==> flow/design.v <==
module incrementerby4(clk, en, rst, ld, ld_data, out);
    input clk, en, rst, ld;
    output reg [7:0] out;
    input [7:0] ld_data;
    always @(posedge clk) begin
        if (rst) begin
            out <= ld_data;
        end
        else if (ld) begin
            out <= ld_data;
        end 
        else if (en) begin
            out <= out + 4;
        end
    end
endmodule
module adder (a, b, out);
    input [7:0] a, b;
    output [7:0] out;
    assign out = a + b;    
endmodule
module adder12 (a, b, out);
    input [11:0] a, b;
    output [11:0] out;
    assign out = a + b;    
endmodule
module buffer_4 (clk, wr_en, wr_adr, wr_data, rd_adr, rd_data);
    parameter SIZE = 16;
    input clk, wr_en;
    input [7:0] wr_adr, rd_adr;
    input [31:0] wr_data;
    output [7:0] rd_data;
    reg [7:0] mem [0:SIZE-1];
    assign rd_data = mem[rd_adr];
    always @(posedge clk) begin
        if (wr_en) begin
            mem[wr_adr] <= wr_data[31 : 24];
            mem[wr_adr + 1] <= wr_data[23 : 16];
            mem[wr_adr + 2] <= wr_data[15 : 8];
            mem[wr_adr + 3] <= wr_data[7 : 0];
        end
    end
endmodule
module buffer_8 (clk, wr_en, wr_adr, wr_data, rd_adr, rd_data);
    parameter SIZE = 64;
    input clk, wr_en;
    input [7:0] wr_adr, rd_adr;
    input [31:0] wr_data;
    output [31:0] rd_data;
    reg [7:0] mem [0:SIZE-1];
    assign rd_data = {mem[rd_adr], mem[rd_adr + 1], mem[rd_adr + 2], mem[rd_adr + 3]};
    always @(posedge clk) begin
        if (wr_en) begin
            mem[wr_adr] <= wr_data[31 : 24];
            mem[wr_adr + 1] <= wr_data[23 : 16];
            mem[wr_adr + 2] <= wr_data[15 : 8];
            mem[wr_adr + 3] <= wr_data[7 : 0];
        end
    end
endmodule
module counter #(parameter MAX_COUNT = 16)(clk, rst, en, carry, count);
    input clk, rst, en;
    output reg carry;
    output reg [7:0] count;
    always @(posedge clk) begin
        if (rst) begin
            count <= 0;
        end
        else if (en) begin
            if (count == MAX_COUNT - 1) begin
                count <= 0;
            end
            else begin
                count <= count + 1;
            end
        end
    end
    assign carry = (count == MAX_COUNT - 1);
endmodule
module decoder (a, out);
    parameter N = 4;
    input [7:0] a;
    output reg [N-1:0] out;
    reg [N-1:0] i;
    always @(*) begin
        for (i = 0; i < N; i = i + 1) begin
            if (i == a) begin
                out[i] = 1;
            end
            else begin
                out[i] = 0;
            end
        end
    end
endmodule
module multiplier (a, b, out);
    input [7:0] a, b;
    wire [15:0] result;
    assign result = a * b;
    output [7:0] out;
    assign out = {result[15:8]};
endmodule
module mux2_1 (a, b, sel, out);
    input [7:0] a, b;
    input sel;
    output [7:0] out;
    assign out = sel ? a : b;
endmodule
module register1word(clk, en, rst, write_data, out);
    input clk, en, rst;
    input [11:0] write_data;
    output reg [11:0] out;
    always @(posedge clk) begin
        if (rst) begin
            out <= 0;
        end else if (en) begin
            out <= write_data;
        end
    end
endmodule
module register4word(clk, en, rst, addr, write_data, out);
    input clk, en, rst;
    input [7:0] addr;
    input [7:0] write_data;
    reg [7:0] data [0:3];
    output [31:0] out;
    always @(posedge clk) begin
        if (rst) begin
            data[0] <= 0;
            data[1] <= 0;
            data[2] <= 0;
            data[3] <= 0;
        end 
        else if (en) begin
            data[addr] <= write_data;
        end
    end
    assign out = {data[0], data[1], data[2], data[3]};
endmodule
module mac (clk, rst, rst_acc, acc_en, img_pixel, filter_value, out);
    input clk, rst, rst_acc, acc_en;
    input [7:0] img_pixel, filter_value;
    output [7:0] out;
    wire [11:0] acc_out, acc_in;
    wire [7:0] mult_res;
    multiplier mult(img_pixel, filter_value, mult_res);
    adder12 addr4({4'b0000, mult_res}, acc_out, acc_in);
    register1word acc(clk, acc_en, rst | rst_acc, acc_in, acc_out);
    assign out = acc_out[11:4];
endmodule
module PE (clk, rst, rst_acc, rst_res_reg, res_buffer_en, acc_en,
           img_pixel, filter_value, res_index, out);
    input clk, rst, rst_acc, rst_res_reg, acc_en, res_buffer_en;
    input [7:0] img_pixel, filter_value, res_index;
    output [31:0] out;
    wire [7:0] mac_out;
    mac mac1 (clk, rst, rst_acc, acc_en, img_pixel, filter_value, mac_out);
    register4word res_buffer(clk, res_buffer_en, rst | rst_res_reg, res_index, mac_out, out);
endmodule
module controller(clk, reset, start, co_cntr16_img, co_cntr4_filter, co_cntr_filters,
                 co_cntr43, co_row_cntr, co_col_cntr, co_cntr16, co_cntr_reg4, co_cntr13, cntr43_res,
                 rst, rst_acc, rst_res_reg, mem_en, cntr16_img_en, cntr_filters_en, cntr4_filter_en, wr_file, adr_sel, mem_offset_sel, filter_wr_en,
                 img_wr_en, row_cntr_en, col_cntr_en, cntr43_en, cntr16_en, img_slice_en, acc_en, cntr_reg4_en, res_buffer_en,
                 cntr13_en, inc_en, inc_ld, done);
    input clk, reset, start;
    output reg rst, mem_en, cntr16_img_en, cntr_filters_en, cntr4_filter_en, adr_sel, filter_wr_en, wr_file;
    output reg img_wr_en, row_cntr_en, col_cntr_en, cntr43_en, cntr16_en, img_slice_en, acc_en, cntr_reg4_en, res_buffer_en;
    output reg cntr13_en, inc_en, inc_ld, done, rst_acc, rst_res_reg;
    output reg[1:0] mem_offset_sel;
    input co_cntr16_img, co_cntr4_filter, co_cntr_filters, co_cntr43, co_row_cntr, co_col_cntr, co_cntr16, co_cntr_reg4, co_cntr13;
    input [7:0] cntr43_res;
    reg[3:0] ns;
    reg[3:0] ps;
    always @(*) begin
        case(ps)
            4'b0000:   ns <= ~start ? 4'b0000 : 4'b0001;
            4'b0001:   ns <= start ? 4'b0001 : 4'b0010;
            4'b0010:   ns <= ~co_cntr4_filter ? 4'b0010 : 4'b1011;
            4'b1011:   ns <= ~co_cntr_filters ? 4'b0010 : 4'b0011;
            4'b0011:   ns <= ~co_cntr16_img ? 4'b0011 : 4'b0100;
            4'b0100:   ns <= ~co_row_cntr ? 4'b0100 : 4'b0101;
            4'b0101:   ns <= ~co_cntr16 ? 4'b0101 : 4'b0110;
            4'b0110 :  ns <= (cntr43_res == 42 || co_cntr_reg4) ? 4'b0111 : 4'b1010;
            4'b0111 : ns <= co_cntr43 ? 4'b1001 : 4'b1010;
            4'b1010 : ns <= ~co_cntr13 ? 4'b0100 : 4'b1000;
            4'b1000 : ns <= 4'b0011; 
            4'b1001: ns <= 4'b0000;
            default: ns <= 4'b0000;
        endcase
    end
    always @(*) begin
        {rst, mem_en, cntr16_img_en, cntr_filters_en, cntr4_filter_en, adr_sel, filter_wr_en,
        img_wr_en, row_cntr_en, col_cntr_en, cntr43_en, cntr16_en, img_slice_en, acc_en,
        cntr_reg4_en, res_buffer_en, cntr13_en, inc_en, inc_ld, done, mem_offset_sel, wr_file, rst_acc, rst_res_reg} = 0;
        case(ps)
            4'b0001:begin  rst = 1; inc_ld = 1;   end
            4'b0010: begin cntr4_filter_en = 1; adr_sel = 1; filter_wr_en = 1; mem_offset_sel = 0; end
            4'b0011 : begin  cntr16_img_en = 1; img_wr_en = 1; mem_offset_sel = 1;  end
            4'b1011: begin cntr_filters_en = 1; end
            4'b0100: begin row_cntr_en = 1; img_slice_en = 1; end
            4'b0101: begin acc_en = 1; cntr16_en = 1; end
            4'b0110: begin cntr_reg4_en = 1; res_buffer_en = 1; rst_acc = 1;end
            4'b0111: begin mem_en = 1; cntr43_en = 1; mem_offset_sel = 2; rst_res_reg = 1; end
            4'b1010: begin col_cntr_en = 1; cntr13_en = 1; end
            4'b1000: begin inc_en = 1; end
            4'b1001: begin done = 1; wr_file = 1; end
        endcase
    end
    always @(posedge clk) begin
         if (reset)
             ps <= 4'b0000;
         else
             ps <= ns;
     end
endmodule
module datapath(clk, rst, x, y, z, rst_acc, rst_res_reg, mem_en, cntr16_img_en, cntr_filters_en,
          cntr4_filter_en, filter_wr_en, img_wr_en, cntr43_en, row_cntr_en,
          col_cntr_en, cntr16_en, img_slice_en, acc_en, cntr_reg4_en, res_buffer_en, cntr13_en,
          inc_en, inc_ld, wr_file, adr_sel, mem_offset_sel, co_cntr16_img,
          co_cntr4_filter, co_cntr_filters, co_cntr43, co_row_cntr, co_col_cntr, co_cntr16, co_cntr_reg4, co_cntr13, cntr43_res,
          mem_rd_adr, mem_rd_data, out_we, out_adr, out_data);
    parameter NUM_FILTERS = 4;
    input clk, rst, mem_en, cntr16_img_en, cntr_filters_en, cntr4_filter_en, adr_sel, filter_wr_en, wr_file;
    input img_wr_en, row_cntr_en, col_cntr_en, cntr43_en, cntr16_en, img_slice_en, acc_en, cntr_reg4_en, res_buffer_en;
    input cntr13_en, inc_en, inc_ld, rst_acc, rst_res_reg;
    input [1:0] mem_offset_sel;
    input [7:0] x,y,z;
    output co_cntr16_img, co_cntr4_filter, co_cntr_filters, co_cntr43, co_row_cntr, co_col_cntr, co_cntr16, co_cntr_reg4, co_cntr13;
    output [7:0] cntr43_res;
    output [7:0] mem_rd_adr;
    input [31:0] mem_rd_data;
    output out_we;
    output [7:0] out_adr;
    output [32*NUM_FILTERS-1:0] out_data;
    wire[NUM_FILTERS - 1: 0] filters_wr_en;
    wire [7:0] mem_wr_adr, mem_offset_out, cntr4_filter_res, cntr16_img_res, mem_cntr_res;
    wire [7:0] img_rd_adr, row_cntr_res, col_cntr_res, cntr16_res, img_slice_rd_data;
    wire [7:0] mult_res, cntr_reg4_res, cntr13_res, x_offset;
    wire [31:0] img_rd_data;
    wire [7:0] filters_rd_data[0:NUM_FILTERS-1], filter_adr, cntr_filters_res, mem_filter_adr;
    assign out_we = mem_en;
    assign out_adr = mem_wr_adr;
    assign mem_offset_out = (mem_offset_sel == 0) ? y :
                            (mem_offset_sel == 1) ? x_offset :
                            (mem_offset_sel == 2) ? z : 0;
    counter #(NUM_FILTERS) cntr_filters(clk, rst, cntr_filters_en, co_cntr_filters, cntr_filters_res);
    decoder #(NUM_FILTERS) dcdr(cntr_filters_res, filters_wr_en);
    counter #(4) cntr4_filter (clk, rst, cntr4_filter_en, co_cntr4_filter, cntr4_filter_res);
    counter #(16) cntr16_img (clk, rst, cntr16_img_en, co_cntr16_img, cntr16_img_res);
    mux2_1 mux(mem_filter_adr, cntr16_img_res, adr_sel, mem_cntr_res);
    adder addr1(mem_offset_out, mem_cntr_res, mem_rd_adr);
    adder addr5(cntr4_filter_res, cntr_filters_res << 2, mem_filter_adr);
    genvar i;
    generate
        for (i = 0; i < NUM_FILTERS; i = i + 1) begin : gen_filters
            buffer_4 filter_buffer(clk, filters_wr_en[i] & filter_wr_en, cntr4_filter_res << 2, mem_rd_data, cntr16_res, filters_rd_data[i]);
            PE pe(clk, rst, rst_acc, rst_res_reg, res_buffer_en, acc_en,
                  img_slice_rd_data, filters_rd_data[i], cntr_reg4_res, out_data[32*i +: 32]);
        end
    endgenerate
    buffer_8 img_buffer(clk, img_wr_en, cntr16_img_res << 2, mem_rd_data, img_rd_adr, img_rd_data);
    counter #(43) cntr43 (clk, rst, cntr43_en, co_cntr43, cntr43_res);
    adder addr2(cntr43_res, mem_offset_out, mem_wr_adr);
    counter #(4) row_cntr (clk, rst, row_cntr_en, co_row_cntr, row_cntr_res);
    counter #(13) col_cntr (clk, rst, col_cntr_en, co_col_cntr, col_cntr_res);
    adder addr3(row_cntr_res << 4, col_cntr_res, img_rd_adr);
    counter #(16) cntr16 (clk, rst, cntr16_en, co_cntr16, cntr16_res);
    buffer_4 img_slice(clk, img_slice_en, row_cntr_res << 2, img_rd_data, cntr16_res, img_slice_rd_data);
    counter #(4) cntr_reg4 (clk, rst, cntr_reg4_en, co_cntr_reg4, cntr_reg4_res);
    counter #(13) cntr13 (clk, rst, cntr13_en, co_cntr13, cntr13_res);
    incrementerby4 inc(clk, inc_en, rst, inc_ld, x, x_offset);
endmodule
module convolution(clk, reset, start, x, y, z, done, mem_rd_adr, mem_rd_data, out_we, out_adr, out_data);
    parameter NUM_FILTERS = 4;
    input clk, reset, start;
    output [7:0] mem_rd_adr;
    input [31:0] mem_rd_data;
    output out_we;
    output [7:0] out_adr;
    output [32*NUM_FILTERS-1:0] out_data;
    input [7:0] x, y, z;
    output done;
    wire rst, rst_acc, mem_en, cntr16_img_en, cntr_filters_en, cntr4_filter_en, adr_sel, filter_wr_en, rst_res_reg;
    wire img_wr_en, row_cntr_en, col_cntr_en, cntr43_en, cntr16_en, img_slice_en, acc_en, cntr_reg4_en, res_buffer_en;
    wire cntr13_en, inc_en, inc_ld, wr_file;
    wire [1:0] mem_offset_sel;
    wire co_cntr16_img, co_cntr4_filter, co_cntr_filters, co_cntr43, co_row_cntr, co_col_cntr, co_cntr16, co_cntr_reg4, co_cntr13;
    wire [7:0] cntr43_res;
    datapath #(NUM_FILTERS) dp(clk, rst, x, y, z, rst_acc, rst_res_reg, mem_en, cntr16_img_en, cntr_filters_en, cntr4_filter_en, filter_wr_en, img_wr_en, cntr43_en, row_cntr_en,
          col_cntr_en, cntr16_en, img_slice_en, acc_en, cntr_reg4_en, res_buffer_en, cntr13_en,
          inc_en, inc_ld, wr_file, adr_sel, mem_offset_sel, co_cntr16_img,
          co_cntr4_filter, co_cntr_filters, co_cntr43, co_row_cntr, co_col_cntr, co_cntr16, co_cntr_reg4, co_cntr13, cntr43_res,
          mem_rd_adr, mem_rd_data, out_we, out_adr, out_data);
    controller cu(clk, reset, start, co_cntr16_img, co_cntr4_filter, co_cntr_filters, co_cntr43, co_row_cntr, co_col_cntr,
                 co_cntr16, co_cntr_reg4, co_cntr13, cntr43_res,
                 rst, rst_acc, rst_res_reg, mem_en, cntr16_img_en, cntr_filters_en, cntr4_filter_en, wr_file, adr_sel, mem_offset_sel, filter_wr_en,
                 img_wr_en, row_cntr_en, col_cntr_en, cntr43_en, cntr16_en, img_slice_en, acc_en, cntr_reg4_en, res_buffer_en,
                 cntr13_en, inc_en, inc_ld, done);
endmodule
--- tool output ---
Step by step through the tools: convolution
Module convolution before and after one edit of its RTL, step after step.
Lines under "before" count in the file above, lines under "after" in the edited file.
"diff": "after" minus "before" as printed here. "change_rel_pct": 100 x difference / "before".
Operators: Yosys type, input widths -> output width; for muxes data width and select width s.
Cell names lack the library's common part.
{ "setup": {"top_module": "convolution", "clock": "clk", "cell_library": "sky130hd", "corner": "tt_025C_1v80"} }

Edit of the RTL
Unified diff, file above to edited file.
A script made this edit; it was not meant as an optimisation.
begin of diff
@@ -43,5 +43,5 @@
 endmodule
 module buffer_8 (clk, wr_en, wr_adr, wr_data, rd_adr, rd_data);
-    parameter SIZE = 64;
+    parameter SIZE = 96;
     input clk, wr_en;
     input [7:0] wr_adr, rd_adr;
end of diff

Word-level counts
Source: Yosys, flattened and elaborated, memories not mapped. Widths are those after wreduce. Print and check cells do not count.
Memory sizes are those after Yosys's memory passes, which may raise the word count (mostly to a power of two), join words into wider ones and drop unused or constant bits.
{ "classes": {"columns": ["element", "before", "after", "diff", "change_rel_pct"], "rows": [
  ["addsub", 30, 30, 0, 0.00],
  ["multipliers", 4, 4, 0, 0.00],
  ["n_eq", 24, 24, 0, 0.00],
  ["mux", 121, 121, 0, 0.00],
  ["n_logic", 6, 6, 0, 0.00],
  ["reduce_logical", 9, 9, 0, 0.00]
]} }
{ "ops": {"columns": ["cell", "before", "after", "diff", "change_rel_pct"], "rows": [
  ["$add 6x2->6 const B", 4, 0, -4, -100.00],
  ["$mux 6", 4, 0, -4, -100.00],
  ["$add 7x2->7 const B", 0, 4, 4, null],
  ["$mux 7", 0, 4, 4, null],
  ["$add 6x1->6 const B", 2, 0, -2, -100.00],
  ["$add 7x1->7 const B", 0, 2, 2, null],
  ["$add 6x6->6", 1, 0, -1, -100.00],
  ["$add 7x7->7", 0, 1, 1, null],
  ["$mux 8", 52, 52, 0, 0.00],
  ["$mux 4", 34, 34, 0, 0.00],
  ["$mux 1", 20, 20, 0, 0.00],
  ["$add 8x1->8 const B", 9, 9, 0, 0.00],
  ["$mux 2", 9, 9, 0, 0.00],
  ["$add 4x2->4 const B", 4, 4, 0, 0.00],
  ["$add 8x12->12", 4, 4, 0, 0.00],
  ["$and 1x1->1", 4, 4, 0, 0.00],
  ["$eq 4x3->1 const B", 4, 4, 0, 0.00],
  ["$eq 8x2->1 const B", 4, 4, 0, 0.00],
  ["$eq 8x4->1 const B", 4, 4, 0, 0.00],
  ["$mul 8x8->16", 4, 4, 0, 0.00],
  ["$reduce_or 8->1", 4, 4, 0, 0.00],
  ["$add 8x8->8", 3, 3, 0, 0.00],
  ["$eq 4x4->1 const B", 3, 3, 0, 0.00],
  ["$add 4x1->4 const B", 2, 2, 0, 0.00],
  ["$eq 2x8->1 const A", 2, 2, 0, 0.00],
  ["$eq 4x2->1 const B", 2, 2, 0, 0.00],
  ["$or 1x1->1", 2, 2, 0, 0.00],
  ["$add 8x3->8 const B", 1, 1, 0, 0.00]
]} }
The list need not be complete.
{ "bits": {"columns": ["element", "before", "after", "diff", "change_rel_pct"], "rows": [
  ["register_bits", 132, 132, 0, 0.00],
  ["ram_bits", 1280, 1536, 256, 20.00],
  ["rom_bits", 400, 400, 0, 0.00],
  ["mem_count", 11, 11, 0, 0.00],
  ["inputBits", 59, 59, 0, 0.00],
  ["output_inout_bits", 146, 146, 0, 0.00],
  ["wordCells", 220, 220, 0, 0.00]
]} }

Depth
Longest topological path by Yosys (ltp), each cell counted once; first at word level (registers and memories cut), then after technology mapping (sequential cells cut; the memories' decode and read muxes count).
{ "depth": {"columns": ["element", "before", "after", "diff", "change_rel_pct"], "rows": [
  ["ltp_word", 5, 5, 0, 0.00],
  ["abc_area", "0", "0", null, null],
  ["depth_mapped", 39, 39, 0, 0.00],
  ["mapped_depth_nobuf", 32, 32, 0, 0.00]
]} }

Netlist
Yosys stat after the flow's synthesis: flattened, memories mapped to cells. It holds for the ABC_AREA given above (unset counts as 0); a run with the other value may have another netlist.
{ "mapped": {"columns": ["element", "before", "after", "diff", "change_rel_pct"], "rows": [
  ["cell_count", 4638, 5362, 724, 15.61],
  ["area_um2", 76140.5, 92229.7, 16089.2, 21.13],
  ["seq_area_um2", 41459.8, 49147.1, 7687.3, 18.54],
  ["ffs", 1427, 1683, 256, 17.94],
  ["buffers", 279, 364, 85, 30.47]
]} }
{ "by_type": {"columns": ["cell_type", "before", "after", "diff", "change_rel_pct"], "rows": [
  ["mux4_2", 806, 1122, 316, 39.21],
  ["edfxtp_1", 1288, 1544, 256, 19.88],
  ["nand2_1", 203, 134, -69, -33.99],
  ["buf_2", 15, 74, 59, 393.33],
  ["mux2i_1", 81, 114, 33, 40.74],
  ["a21oi_1", 95, 126, 31, 32.63],
  ["nand3_1", 59, 33, -26, -44.07],
  ["a211oi_1", 7, 30, 23, 328.57],
  ["nor2_1", 386, 408, 22, 5.70],
  ["buf_1", 70, 92, 22, 31.43],
  ["mux2_2", 20, 42, 22, 110.00],
  ["xor2_1", 60, 74, 14, 23.33],
  ["o221ai_1", 16, 2, -14, -87.50],
  ["nor2b_1", 19, 30, 11, 57.89],
  ["inv_1", 211, 221, 10, 4.74],
  ["or2_2", 50, 60, 10, 20.00],
  ["a31oi_1", 4, 13, 9, 225.00],
  ["xnor2_1", 90, 82, -8, -8.89]
]} }
The list need not be complete.
By module: a second synthesis without flattening, with its own total; a netlist apart from the flattened one above.
{ "unflattened": {"columns": ["element", "before", "after", "diff", "change_rel_pct"], "rows": [
  ["hier_cells", 11758, 14441, 2683, 22.82],
  ["hier_area_um2", 118486.1, 144432.3, 25946.2, 21.90]
]} }
Rows give one instance, submodules left out.
{ "modules_before": {"columns": ["mod", "instances", "cells", "area_um2", "seq_area_um2"], "rows": [
  ["buffer_8", 1, 4854, 48886.9, 15374.7],
  ["buffer_4", 5, 911, 9241.4, 3843.7],
  ["multiplier", 4, 237, 2023.2, 0.0],
  ["register4word", 4, 74, 1260.0, 960.9],
  ["adder12", 4, 59, 503.0, 0.0],
  ["register1word", 4, 38, 420.4, 240.2],
  ["counter (MAX_COUNT=4)", 4, 41, 374.1, 160.2],
  ["adder", 4, 42, 331.6, 0.0],
  ["controller", 1, 90, 935.9, 300.3],
  ["counter (MAX_COUNT=13)", 2, 41, 385.4, 160.2],
  ["counter (MAX_COUNT=16)", 2, 42, 385.4, 160.2],
  ["incrementerby4", 1, 33, 394.1, 240.2],
  ["counter (MAX_COUNT=43)", 1, 41, 384.1, 160.2],
  ["datapath (NUM_FILTERS=4)", 1, 26, 234.0, 0.0]
]} }
before: Modules not listed: 5.
{ "modules_after": {"columns": ["mod", "instances", "cells", "area_um2", "seq_area_um2"], "rows": [
  ["buffer_8", 1, 7537, 74833.0, 23062.1],
  ["buffer_4", 5, 911, 9241.4, 3843.7],
  ["multiplier", 4, 237, 2023.2, 0.0],
  ["register4word", 4, 74, 1260.0, 960.9],
  ["adder12", 4, 59, 503.0, 0.0],
  ["register1word", 4, 38, 420.4, 240.2],
  ["counter (MAX_COUNT=4)", 4, 41, 374.1, 160.2],
  ["adder", 4, 42, 331.6, 0.0],
  ["controller", 1, 90, 935.9, 300.3],
  ["counter (MAX_COUNT=13)", 2, 41, 385.4, 160.2],
  ["counter (MAX_COUNT=16)", 2, 42, 385.4, 160.2],
  ["incrementerby4", 1, 33, 394.1, 240.2],
  ["counter (MAX_COUNT=43)", 1, 41, 384.1, 160.2],
  ["datapath (NUM_FILTERS=4)", 1, 26, 234.0, 0.0]
]} }
after: Modules not listed: 5.

Timing after synthesis
OpenSTA on the mapped netlist: ideal clock, no wires. The path of least setup slack (recovery checks aside). Input and output delay are each 20% of the period. Register names are those of the netlist, which keeps one name where synthesis merged equal registers.
{ "synth_path": {"columns": ["element", "before", "after", "diff", "change_rel_pct"], "rows": [
  ["kind", "reg2reg", "reg2reg", null, null],
  ["start", "reg (no name shown)", "reg (no name shown)", null, null],
  ["end", "reg dp.gen_filters[3].pe.mac1.acc.out[8]", "reg dp.gen_filters[3].pe.mac1.acc.out[8]", null, null],
  ["period_ns", 9.0, 9.0, 0.0, 0.00],
  ["setup_time_ns", 0.128, 0.128, 0.000, null],
  ["launch_ns", 0.000, 0.000, 0.000, null],
  ["arrival_time_ns", 7.983, 7.723, -0.260, -3.26],
  ["t_required_ns", 8.872, 8.872, 0.000, 0.00],
  ["path_slack_ns", 0.889, 1.150, 0.261, null],
  ["delay_ns", 8.111, 7.851, -0.260, -3.21],
  ["stages", 38, 39, 1, 2.63],
  ["n_path_buf", 7, 7, 0, 0.00],
  ["period_less_setup_slack_ns", 8.111, 7.85, -0.261, -3.22]
]} }
"delay_ns" is the arrival time less input delay plus setup time.
"stages" counts driving pins, that of a launching flip-flop among them; a cell with two outputs on the path counts twice.
"period_less_setup_slack_ns" = period - worst setup slack (recovery checks aside). The figure is calculated, with input and output delays left at 20% of the set period.
{ "synth_via_before": {"cell_sequence": "dfxtp_1 -> buf_6 -> buf_6 -> buf_6 -> buf_6 -> buf_2 -> buf_2 -> mux4_2 -> nand2_1 -> nand2_1 -> o21ai_1 -> clkbuf_1 -> nor2_1 -> fa_1 -> inv_1 -> fa_1 -> fa_1 -> fa_1 -> [2 not listed] -> nand3_1 -> or4_1 -> a2111o_1 -> nand2_1 -> a21oi_1 -> xnor2_1 -> ha_1 -> inv_1 -> fa_1 -> nor2b_1 -> o21ai_0 -> a21boi_0 -> o21ai_0 -> a21boi_0 -> o21ai_0 -> a21oi_1 -> xnor2_1 -> nor2_1"} }
{ "synth_lines_before": {"columns": ["element", "line", "source"], "rows": [
  ["to (assign)", 115, "out <= 0;"],
  ["to (assign)", 117, "out <= write_data;"],
  ["to (decl)", 112, "output reg [11:0] out;"]
]} }
before: No chain of elaborated cells between the ends is given.
{ "synth_via_after": {"cell_sequence": "dfxtp_1 -> buf_6 -> buf_6 -> buf_4 -> buf_2 -> buf_2 -> buf_2 -> mux4_2 -> mux2i_1 -> nand2_1 -> o21ai_1 -> clkbuf_1 -> nor2_1 -> fa_1 -> inv_1 -> fa_1 -> fa_1 -> fa_1 -> [3 not listed] -> nor2_1 -> nand4_1 -> o31ai_2 -> o21a_1 -> nor2_1 -> xnor2_1 -> ha_1 -> inv_1 -> fa_1 -> nor2b_1 -> o21ai_0 -> a21boi_0 -> o21ai_0 -> a21boi_0 -> o21ai_0 -> a21oi_1 -> xnor2_1 -> nor2_1"} }
{ "synth_lines_after": {"columns": ["element", "line", "source"], "rows": [
  ["to (assign)", 115, "out <= 0;"],
  ["to (assign)", 117, "out <= write_data;"],
  ["to (decl)", 112, "output reg [11:0] out;"]
]} }
after: No chain of elaborated cells between the ends is given.

Path in the finished layout
From the final timing report of each run of pair A: the path of least setup slack in the routed layout; clock arrival at registers is part of the times.
{ "layout_path": {"columns": ["element", "before", "after", "diff", "change_rel_pct"], "rows": [
  ["kind", "reg2reg", "reg2reg", null, null],
  ["start", "reg (no name shown)", "reg (no name shown)", null, null],
  ["end", "reg dp.gen_filters[3].pe.mac1.acc.out[8]", "reg dp.gen_filters[1].pe.mac1.acc.out[10]", null, null],
  ["period_ns", 8.27, 8.27, 0.00, 0.00],
  ["setup_time_ns", 0.15, 0.15, 0.00, null],
  ["launch_ns", 0.80, 0.86, 0.06, 7.50],
  ["arrival_time_ns", 8.32, 8.45, 0.13, 1.56],
  ["t_required_ns", 8.92, 8.98, 0.06, 0.67],
  ["path_slack_ns", 0.60, 0.52, -0.08, null],
  ["stages", 33, 30, -3, -9.09],
  ["n_path_buf", 4, 2, -2, -50.00]
]} }
{ "layout_via_before": {"cell_sequence": "dfxtp_4 -> buf_12 -> buf_12 -> buf_4 -> mux4_2 -> nand2_1 -> nand3_1 -> o21ai_1 -> buf_4 -> or2_2 -> fa_1 -> fa_1 -> inv_1 -> fa_1 -> inv_1 -> fa_1 -> inv_1 -> ha_1 -> or2_2 -> a21oi_1 -> a21oi_1 -> a21o_1 -> xor2_1 -> ha_1 -> nor2b_1 -> o21ai_0 -> a21boi_0 -> o21ai_0 -> a21boi_0 -> o21ai_0 -> a21oi_1 -> xnor2_1 -> nor2_1"} }
{ "layout_lines_before": {"columns": ["element", "line", "source"], "rows": [
  ["to (assign)", 115, "out <= 0;"],
  ["to (assign)", 117, "out <= write_data;"],
  ["to (decl)", 112, "output reg [11:0] out;"]
]} }
before: No chain of elaborated cells between the ends is given.
{ "layout_via_after": {"cell_sequence": "dfxtp_4 -> buf_12 -> mux4_2 -> mux2_2 -> o21ai_2 -> buf_4 -> nor2_1 -> fa_1 -> ha_1 -> ha_1 -> fa_1 -> ha_1 -> nand4b_1 -> nor3_1 -> or4b_1 -> a21oi_1 -> a21oi_1 -> nor2b_1 -> nor2_1 -> xnor2_1 -> ha_1 -> nor2b_1 -> o21ai_0 -> a21boi_0 -> o21ai_0 -> a21oi_1 -> o21ai_0 -> a21oi_1 -> xnor2_1 -> nor2_1"} }
{ "layout_lines_after": {"columns": ["element", "line", "source"], "rows": [
  ["to (assign)", 115, "out <= 0;"],
  ["to (assign)", 117, "out <= write_data;"],
  ["to (decl)", 112, "output reg [11:0] out;"]
]} }
after: No chain of elaborated cells between the ends is given.

Measured runs
Both versions went through the flow (Yosys, OpenROAD) with the same settings in each pair. Constraints: input delay and output delay 20% of the set period each, output load 0.01 pF.
{ "flow_settings_pair_A": {"period_ns": 8.27, "CAP_MARGIN": 20, "CORE_MARGIN": 2, "CORE_UTILIZATION": 40, "SLEW_MARGIN": 20} }
{ "measured_pair_A": {"columns": ["element", "before", "after", "diff", "change_rel_pct"], "rows": [
  ["synthesis_area_um2", 76140.5, 92229.7, 16089.2, 21.13],
  ["total_die_area_um2", 193855.0, 234430.0, 40575.0, 20.93],
  ["stdcell_area_um2", 87418.8, 104989.0, 17570.2, 20.10],
  ["setup_ws_ns", 0.599, 0.522, -0.077, null],
  ["fin_power_uw", 15521, 18351, 2830, 18.23],
  ["period_less_ws_ns", 7.671, 7.748, 0.077, 1.00]
]} }
{ "flow_settings_pair_B": {"CAP_MARGIN": 40, "CELL_PAD_IN_SITES_DETAIL_PLACEMENT": 0, "CELL_PAD_IN_SITES_GLOBAL_PLACEMENT": 3, "CORE_ASPECT_RATIO": 0.66, "CORE_UTILIZATION": 44, "CTS_CLUSTER_DIAMETER": 87, "GPL_ROUTABILITY_DRIVEN": 1, "MIN_ROUTING_LAYER": "met2", "PLACE_DENSITY_LB_ADDON": 0.18, "SETUP_SLACK_MARGIN": 1.61, "period_ns": 11.6, "CORE_MARGIN": 2, "SLEW_MARGIN": 20} }
{ "measured_pair_B": {"columns": ["element", "before", "after", "diff", "change_rel_pct"], "rows": [
  ["synthesis_area_um2", 76140.5, 92229.7, 16089.2, 21.13],
  ["total_die_area_um2", 176462.0, 213369.0, 36907.0, 20.91],
  ["stdcell_area_um2", 86984.7, 104410.0, 17425.3, 20.03],
  ["setup_ws_ns", 3.070, 2.759, -0.311, null],
  ["fin_power_uw", 10899, 13104, 2205, 20.23],
  ["period_less_ws_ns", 8.530, 8.841, 0.311, 3.65]
]} }
By "period_less_ws_ns" is meant the clock period of the run minus its worst setup slack. This is arithmetic on one report: input and output delays are still those of the set period (20% each).
"fin_power_uw": no workload was simulated; the value follows from the tool's default switching activity.
--- end ---
